==> flow/design.v <==
`timescale 1ns / 1ps
module PC(
    input clk,                  
    input rst,                  
    input load,                 
    input [15:0] data,          
    output reg [15:0] count     
);
    always @(posedge clk or posedge rst) begin
        if (rst) begin
            count <= 16'b0;     
        end else if (load) begin
            count <= data;      
        end else begin
            count <= count + 1;  
        end
    end
endmodule
module ControlUnit (
    input [3:0] opcode,       
    output reg mem_read,      
    output reg mem_write,     
    output reg reg_write,     
    output reg [3:0] alu_op,  
    output reg pc_write,      
    output reg branch_eq,     
    output reg branch_ne,     
    output reg imm_load       
);
    always @(*) begin
        mem_read = 0;
        mem_write = 0;
        reg_write = 0;
        alu_op = 4'b0000;
        pc_write = 0;
        branch_eq = 0;
        branch_ne = 0;
        imm_load = 0;
        case (opcode)
            4'b0000: begin  
                alu_op = 4'b0000;  
                reg_write = 1;
            end
            4'b0001: begin  
                alu_op = 4'b0001;  
                reg_write = 1;
            end
            4'b0010: begin  
                alu_op = 4'b0010;  
                reg_write = 1;
            end
            4'b0011: begin  
                alu_op = 4'b0011;  
                reg_write = 1;
            end
            4'b0100: begin  
                alu_op = 4'b0100;  
                reg_write = 1;
            end
            4'b0101: begin  
                alu_op = 4'b0101;  
                reg_write = 1;
            end
            4'b0110: begin  
                alu_op = 4'b0110;  
                reg_write = 1;
            end
            4'b0111: begin  
                alu_op = 4'b0111;  
                reg_write = 1;
            end
            4'b1000: begin  
                alu_op = 4'b1000;  
                mem_read = 1;
                reg_write = 1;
            end
            4'b1001: begin  
                alu_op = 4'b1001;  
                mem_write = 1;
            end
            4'b1010: begin  
                alu_op = 4'b1010;  
                reg_write = 1;
            end
            4'b1011: begin  
                imm_load = 1;
                reg_write = 1;
            end
            4'b1100: begin  
                alu_op = 4'b1100;  
                pc_write = 1;
            end
            4'b1101: begin  
                alu_op = 4'b1101;  
                branch_eq = 1;
            end
            4'b1110: begin  
                alu_op = 4'b1110;  
                branch_ne = 1;
            end
            4'b1111: begin  
            end
            default: begin
                alu_op = 4'b0000;
            end
        endcase
        if (mem_write) begin
            pc_write = 0;  
        end
        if (mem_read) begin
            pc_write = 0;  
        end
    end
endmodule
`timescale 1ns / 1ps
module RegisterFile(
    input clk,                      
    input rst,                      
    input [3:0] read_addr1,         
    input [3:0] read_addr2,         
    input [3:0] write_addr,         
    input [15:0] write_data,        
    input write_enable,             
    output reg [15:0] read_data1,   
    output reg [15:0] read_data2    
);
    reg [15:0] registers [0:15];
    always @(*) begin
        read_data1 = registers[read_addr1];
        read_data2 = registers[read_addr2];
    end
    always @(posedge clk or posedge rst) begin
        if (rst) begin
         integer i;
            for (i = 0; i < 16; i = i + 1) begin
                registers[i] <= 16'b0;
            end
        end else if (write_enable) begin
            registers[write_addr] <= write_data;
        end
    end
endmodule
`timescale 1ns / 1ps
module alu(
    input clk,                
    input rst,                
    input load,               
    input en,                 
    input wr_en,              
    input [3:0] OPsel,        
    input [15:0] A,           
    input [15:0] B,           
    output reg [15:0] result,  
    output reg Z,             
    output reg N,             
    output reg C,             
    output reg V,             
    output [15:0] pc_out,     
    output [15:0] mem_data,   
    output        mem_en,      
    output        mem_wr_en,   
    output [15:0] mem_addr,    
    output [15:0] mem_wr_data, 
    input  [15:0] mem_rd_data  
);
    reg pc_load;  
    PC pc_inst(
        .clk(clk),
        .rst(rst),
        .load(pc_load),
        .data(B),        
        .count(pc_out)   
    );
    reg [15:0] wr_data;  
    assign mem_en      = en;
    assign mem_wr_en   = wr_en;
    assign mem_addr    = B;        
    assign mem_wr_data = wr_data;
    assign mem_data    = mem_rd_data;  
    always @(*) begin
        result = 16'b0;
        wr_data = A;
        pc_load = 0;
        Z = 0;
        N = 0;
        C = 0;
        V = 0;
        case (OPsel)
            4'b0000: begin  
                {C, result} = A + B;                 
                V = (~A[15] & ~B[15] & result[15]) | (A[15] & B[15] & ~result[15]);  
            end
            4'b0001: begin  
                {C, result} = A - B;                 
                V = (A[15] & ~B[15] & ~result[15]) | (~A[15] & B[15] & result[15]);  
            end
            4'b0010: result = A * B;                 
            4'b0011: result = (B != 0) ? A / B : 16'b0;  
            4'b0100: result = A & B;                 
            4'b0101: result = A | B;                 
            4'b0110: result = A ^ B;                 
            4'b0111: result = ~A;                    
            4'b1000: result = mem_data;              
            4'b1001: wr_data = A;                    
            4'b1100: begin                           
                pc_load = 1;                         
            end
            4'b1101: begin                           
                if (!Z)
                    pc_load = 1;                     
            end
            4'b1110: begin                           
                if (Z)
                    pc_load = 1;                     
            end
            4'b1111: ;                               
            default: result = 16'b0;                 
        endcase
        Z = (result == 16'b0) ? 1'b1 : 1'b0;   
        N = result[15];                        
    end
endmodule
`timescale 1ns / 1ps
module Datapath(
    input clk,
    input rst,
    input [15:0] gpio_in,
    output [15:0] gpio_out,
    output [15:0] imem_addr,
    input  [15:0] imem_rdata,
    output        dmem_en,
    output        dmem_we,
    output [15:0] dmem_addr,
    output [15:0] dmem_wdata,
    input  [15:0] dmem_rdata
);
    wire [15:0] instruction;
    wire [3:0] opcode;
    wire [3:0] rs1, rs2, rd;
    wire [15:0] imm;
    wire [15:0] A, B;
    wire [15:0] alu_result;
    wire [15:0] mem_data;
    wire [15:0] pc_out;
    wire mem_read, mem_write, reg_write, pc_write, branch_eq, branch_ne, imm_load;
    wire [3:0] alu_op;
    PC pc_inst (
        .clk(clk),
        .rst(rst),
        .load(pc_write),
        .data(alu_result),    
        .count(pc_out)
    );
    assign imem_addr = pc_out;
    assign instruction = imem_rdata;
    assign opcode = instruction[15:12];
    assign rs1 = instruction[11:8];
    assign rs2 = instruction[7:4];
    assign rd = instruction[3:0];
    assign imm = instruction[7:0];  
    ControlUnit cu (
        .opcode(opcode),
        .mem_read(mem_read),
        .mem_write(mem_write),
        .reg_write(reg_write),
        .alu_op(alu_op),
        .pc_write(pc_write),
        .branch_eq(branch_eq),
        .branch_ne(branch_ne),
        .imm_load(imm_load)
    );
    RegisterFile rf (
        .clk(clk),
        .rst(rst),
        .read_addr1(rs1),
        .read_addr2(rs2),
        .write_addr(rd),
        .write_data(alu_result),    
        .write_enable(reg_write),
        .read_data1(A),
        .read_data2(B)
    );
    alu alu_inst (
        .clk(clk),
        .rst(rst),
        .load(pc_write),
        .en(mem_read | mem_write),
        .wr_en(mem_write),
        .OPsel(alu_op),
        .A(A),
        .B(B),
        .result(alu_result),
        .Z(),
        .N(),
        .C(),
        .V(),
        .pc_out(),      
        .mem_data(mem_data),
        .mem_en(dmem_en),
        .mem_wr_en(dmem_we),
        .mem_addr(dmem_addr),
        .mem_wr_data(dmem_wdata),
        .mem_rd_data(dmem_rdata)
    );
    assign gpio_out = A;   
endmodule
Reports on Datapath

The steps from the RTL of Datapath to its reports follow in flow order.
Lines are those of the file above, counted from 1.
Operators carry their Yosys type and port widths (W data, S select, Z words).
Library cell names are shortened.
Not given: -

Top module: Datapath
Clock port: clk
Cell library: sky130hd
Corner: tt_025C_1v80

Word level

Source: Yosys, flattened and elaborated. Widths are those after wreduce. Registers that Yosys merges into a memory's read port (data or address) are not register bits. Print and check cells do not count. Equal cells are merged and count once.
Memory sizes are those after Yosys's memory passes, which may raise the word count (mostly to a power of two), join words into wider ones and drop unused or constant bits.

Bits in registers: 272
ROM bits: 176
Memories: 1
Input bits: 50
Output and inout bits: 66
Word-level cells: 109

Memories:

| name             | words | bits a word | read ports | write ports | RTL line | source |
| (name not given) | 16    | 11          | 1          | 0           | 39       | `case (opcode)` |

Add/sub/neg operators: 3
Multipliers: 1
Div/mod/pow operators: 1
Equal/unequal tests: 53
Multiplexer cells: 7
Bitwise operators: 5
Reduce/logical cells: 21

Operators by type and width:

| cell                    | count |
| $pmux W16 S16           | 2 |
| $div A16 B16 Y16        | 1 |
| $mul A16 B16 Y16        | 1 |
| $pmux W16 S9            | 1 |
| $eq A4 B4 Y1 const B    | 25 |
| $eq A4 B3 Y1 const B    | 16 |
| $reduce_and A2 Y1       | 16 |
| $eq A4 B2 Y1 const B    | 8 |
| $mux W16                | 2 |
| $add A16 B1 Y16 const B | 1 |
| $add A16 B16 Y16        | 1 |
| $sub A16 B16 Y16        | 1 |
| $and A16 B16 Y16        | 1 |
| $or A16 B16 Y16         | 1 |
| $xor A16 B16 Y16        | 1 |
| $not A16 Y16            | 1 |
| $reduce_bool A16 Y1     | 1 |
| $eq A4 B1 Y1 const B    | 4 |
| $logic_not A4 Y1        | 4 |
| $mux W1                 | 2 |
| $or A1 B1 Y1            | 1 |

Longest topological paths

Yosys ltp: most cells in a row. Word level: on the elaborated netlist, between registers, memories and ports. Mapped: between sequential cells and ports; inverters and the memories' decode and read muxes count.

Depth after elaboration: 6
ABC_AREA: 1
Depth in mapped cells: 262
Mapped depth without buffers: 251

Mapped cells and area

The flow's flattened synthesis, as Yosys stat reports it; memories are mapped. The netlist is that of the ABC_AREA named above (0 if unset); the other value can give another one.

Mapped cells: 3864
Mapped area: 27482.6 sq um
Sequential area: 6806.5 sq um
Flip-flop cells: 272

Cell types:

| cell     | count | total area (sq um) |
| dfrtp_1  | 272   | 6.81E+03 |
| nand2_1  | 1133  | 4.25E+03 |
| ha_1     | 236   | 2.95E+03 |
| mux2_2   | 170   | 1.91E+03 |
| inv_1    | 471   | 1.77E+03 |
| fa_1     | 81    | 1.62E+03 |
| nor2_1   | 408   | 1.53E+03 |
| nand3_1  | 233   | 1.17E+03 |
| o21ai_0  | 167   | 835.802 |
| xor2_1   | 63    | 551.779 |
| xnor2_1  | 57    | 499.229 |
| a21oi_1  | 80    | 400.384 |
| clkbuf_1 | 75    | 281.52 |
| a21o_1   | 28    | 210.202 |
| or2_2    | 31    | 193.936 |
| o21ai_2  | 19    | 166.41 |
| buf_2    | 33    | 165.158 |
| o21ai_1  | 33    | 165.158 |

Not listed: further types 47, cells in them 274.

Timing after synthesis

Path of least setup slack by OpenSTA after synthesis, without wires, with an ideal clock, recovery checks aside; 20% of the period is set as input and as output delay. Where synthesis merged equal registers, the netlist keeps one of their names.

Path kind: input port to flip-flop
From: input imem_rdata[7]
To: register rf.registers[13][0]
Period: 45000 ps
Input delay: 9000 ps
Data arrival time: 39257 ps
Data required time: 44875 ps
Setup slack: 5618 ps
Path delay: 30382 ps
Stages on the path: 253
Synthesis period reached: 39382 ps

"path delay" = arrival - input delay + setup time.
"stages on the path": output pins that drive a net of the path, with the launching flip-flop's if there is one; two outputs of one cell count as two.
"synthesis period reached" is the clock period less the worst setup slack; recovery checks do not enter. This is arithmetic on one report: input and output delays are still those of the set period (20% each).
The rows between start and end are the longest chain of elaborated cells between them; the timing report does not say that the signal goes this way. Where chains are equally long, one stands for them.
Each line given opens the expression or statement behind the cell; cells for indexed reads and writes are added by Yosys, which also makes memories of some case tables.

Cell sequence: inv_1 > nand2_1 > nor2_1 > buf_2 > inv_1 > o22ai_1 > a221oi_1 > nand2_1 > o22ai_2 > inv_1 > ha_1 > inv_1 > o21ai_0 > nor2_1 > nand2_1 > nand2_1 > nand2_1 > ha_1 > (+217 left out) > buf_2 > nand2_1 > o21ai_0 > ha_1 > a21oi_1 > nor2_1 > o21a_1 > o21a_1 > o21a_1 > o21ai_0 > nand2_1 > a21oi_1 > o211ai_1 > nand4_1 > o211ai_1 > a221o_1 > clkbuf_1 > mux2_2
Length of the longest elaborated chain: 5

Ends and longest elaborated chain, post-synthesis:

| item             | RTL line | source |
| start, declared  | 230      | `input  [15:0] imem_rdata,` |
| $eq A4 B4 Y1     | 130      | `read_data2 = registers[read_addr2];` |
| $pmux W16 S16    | 130      |  |
| $div A16 B16 Y16 | 198      | `4'b0011: result = (B != 0) ? A / B : 16'b0;` |
| $mux W16         | 198      |  |
| $pmux W16 S9     | 188      | `case (OPsel)` |
| end, assigned    | 136      | `registers[i] <= 16'b0;` |
| end, assigned    | 139      | `registers[write_addr] <= write_data;` |
| end, declared    | 127      | `reg [15:0] registers [0:15];` |

Timing after layout

Path of least setup slack in the final report of entry A (OpenROAD, finished layout, wires in). Where an end is a register, its clock arrival counts in the times.
The path's times are printed in steps of 10 ps; the period is the one set.

Path kind: input port to flip-flop
From: input imem_rdata[7]
To: register rf.registers[7][0]
Period: 45000 ps
Input delay: 9000 ps
Data arrival time: 39970 ps
Data required time: 45510 ps
Setup slack: 5540 ps
Stages on the path: 252

The rows between start and end are the longest chain of elaborated cells between them; the timing report does not say that the signal goes this way. Where chains are equally long, one stands for them.

Cell sequence: buf_12 > inv_4 > nand2_1 > nor2_2 > nand2_1 > nand2_1 > inv_1 > nand2_1 > nor2_2 > nand3_4 > buf_6 > inv_6 > nand2_1 > nor2_4 > nand3_4 > inv_4 > nand3_2 > nand2_2 > (+216 left out) > buf_8 > nand2_2 > o21ai_2 > ha_1 > a21oi_2 > nor2_1 > o21a_1 > o21a_1 > o21a_1 > o21ai_1 > nand2_1 > a21oi_2 > o211ai_1 > nand4_1 > o211ai_1 > a221o_2 > buf_6 > mux2_4
Length of the longest elaborated chain: 5

Ends and longest elaborated chain, after layout:

| item             | RTL line | source |
| start, declared  | 230      | `input  [15:0] imem_rdata,` |
| $eq A4 B4 Y1     | 130      | `read_data2 = registers[read_addr2];` |
| $pmux W16 S16    | 130      |  |
| $div A16 B16 Y16 | 198      | `4'b0011: result = (B != 0) ? A / B : 16'b0;` |
| $mux W16         | 198      |  |
| $pmux W16 S9     | 188      | `case (OPsel)` |
| end, assigned    | 136      | `registers[i] <= 16'b0;` |
| end, assigned    | 139      | `registers[write_addr] <= write_data;` |
| end, declared    | 127      | `reg [15:0] registers [0:15];` |

Hand-over note for Datapath

Top module Datapath; platform sky130hd; tools Yosys and OpenROAD; 3 stored runs in no particular order. Input and output delays are each 20% of the period that was set; the output load is 0.01 pF.
"clock period achieved": clock period set for the run, less the worst setup slack. It is reckoned from that one timing run; input and output delays stay at 20% of the period that was set.
"worst path time": the worst setup path's part of the clock period (all of it between registers, 20% less for each end at a port) less its slack. A launch clock that arrives late makes it longer, a capture clock that arrives late makes it shorter.
"worst path time" is given in steps of 10 ps.

## Entry A

==> flow/run.sh <==
#!/bin/bash
# the make line also repeats the synthesis and layout settings of config.mk as NAME=value (left out here)
make -C /OpenROAD-flow-scripts/flow DESIGN_CONFIG=/design/flow/config.mk WORK_HOME=/design/flow/orfs CLKGATE_MAP_FILE= finish
==> flow/config.mk <==
export PLATFORM = sky130hd
export DESIGN_NAME = Datapath
export DESIGN_NICKNAME = Datapath
export VERILOG_FILES = /design/flow/design.v
export SDC_FILE = /design/flow/constraint.sdc
export NUM_CORES = 4
export LEC_CHECK = 0
export ABC_AREA = 1
export CAP_MARGIN = 20
export CORE_MARGIN = 2
export CORE_UTILIZATION = 40
export CTS_CLUSTER_SIZE = 74
export GPL_TIMING_DRIVEN = 0
export MIN_ROUTING_LAYER = met2
export PLACE_DENSITY_LB_ADDON = 0.24
export SETUP_SLACK_MARGIN = 5.0
export SLEW_MARGIN = 20
==> flow/constraint.sdc <==
create_clock -name core_clock -period 45.0 [get_ports {clk}]
set_input_delay 9.0000 -clock core_clock [delete_from_list [all_inputs] [get_ports {clk}]]
set_output_delay 9.0000 -clock core_clock [all_outputs]
set_load 0.01 [all_outputs]

| result of entry A | value |
|---|---|
| die size | 70819.9 sq um |
| clock period achieved | 39464 ps |
| worst setup slack after layout | 5536 ps |
| standard-cell area after routing | 34688.3 sq um |
| total negative setup slack | 0 ps |
| worst path time | 30460 ps |
| class of the worst setup path | input port to flip-flop |
| post-route worst hold slack | 530 ps |
| mapped cell area after synthesis | 27482.6 sq um |
| post-route utilization | 50.8% |

## Entry B

==> flow/run.sh <==
#!/bin/bash
# the make line also repeats the synthesis and layout settings of config.mk as NAME=value (left out here)
make -C /OpenROAD-flow-scripts/flow DESIGN_CONFIG=/design/flow/config.mk WORK_HOME=/design/flow/orfs CLKGATE_MAP_FILE= finish
==> flow/config.mk <==
export PLATFORM = sky130hd
export DESIGN_NAME = Datapath
export DESIGN_NICKNAME = Datapath
export VERILOG_FILES = /design/flow/design.v
export SDC_FILE = /design/flow/constraint.sdc
export NUM_CORES = 4
export LEC_CHECK = 0
export ABC_AREA = 1
export CAP_MARGIN = 20
export CELL_PAD_IN_SITES_GLOBAL_PLACEMENT = 2
export CORE_MARGIN = 10
export CORE_UTILIZATION = 60
export CTS_CLUSTER_DIAMETER = 26
export GPL_ROUTABILITY_DRIVEN = 1
export HOLD_SLACK_MARGIN = 0.1
export MIN_ROUTING_LAYER = met2
export PLACE_DENSITY_LB_ADDON = 0.28
export SETUP_SLACK_MARGIN = 5.0
export SLEW_MARGIN = 30
==> flow/constraint.sdc <==
create_clock -name core_clock -period 40.3 [get_ports {clk}]
set_input_delay 8.0600 -clock core_clock [delete_from_list [all_inputs] [get_ports {clk}]]
set_output_delay 8.0600 -clock core_clock [all_outputs]
set_load 0.01 [all_outputs]

Entry B: did not finish, placement stopped with FLW-0024

## Entry C

==> flow/run.sh <==
#!/bin/bash
# the make line also repeats the synthesis and layout settings of config.mk as NAME=value (left out here)
make -C /OpenROAD-flow-scripts/flow DESIGN_CONFIG=/design/flow/config.mk WORK_HOME=/design/flow/orfs CLKGATE_MAP_FILE= finish
==> flow/config.mk <==
export PLATFORM = sky130hd
export DESIGN_NAME = Datapath
export DESIGN_NICKNAME = Datapath
export VERILOG_FILES = /design/flow/design.v
export SDC_FILE = /design/flow/constraint.sdc
export NUM_CORES = 4
export LEC_CHECK = 0
export ABC_AREA = 1
export CAP_MARGIN = 15
export CELL_PAD_IN_SITES_DETAIL_PLACEMENT = 1
export CORE_ASPECT_RATIO = 0.62
export CORE_MARGIN = 2
export CORE_UTILIZATION = 40
export CTS_CLUSTER_DIAMETER = 65
export CTS_CLUSTER_SIZE = 74
export GPL_ROUTABILITY_DRIVEN = 0
export GPL_TIMING_DRIVEN = 1
export HOLD_SLACK_MARGIN = -0.05
export MIN_ROUTING_LAYER = met2
export SETUP_SLACK_MARGIN = 5.0
export SLEW_MARGIN = 20
export TNS_END_PERCENT = 40
==> flow/constraint.sdc <==
create_clock -name core_clock -period 60.7 [get_ports {clk}]
set_input_delay 12.1400 -clock core_clock [delete_from_list [all_inputs] [get_ports {clk}]]
set_output_delay 12.1400 -clock core_clock [all_outputs]
set_load 0.01 [all_outputs]

Entry C: did not finish, routing stopped with GRT-0116

End of note.
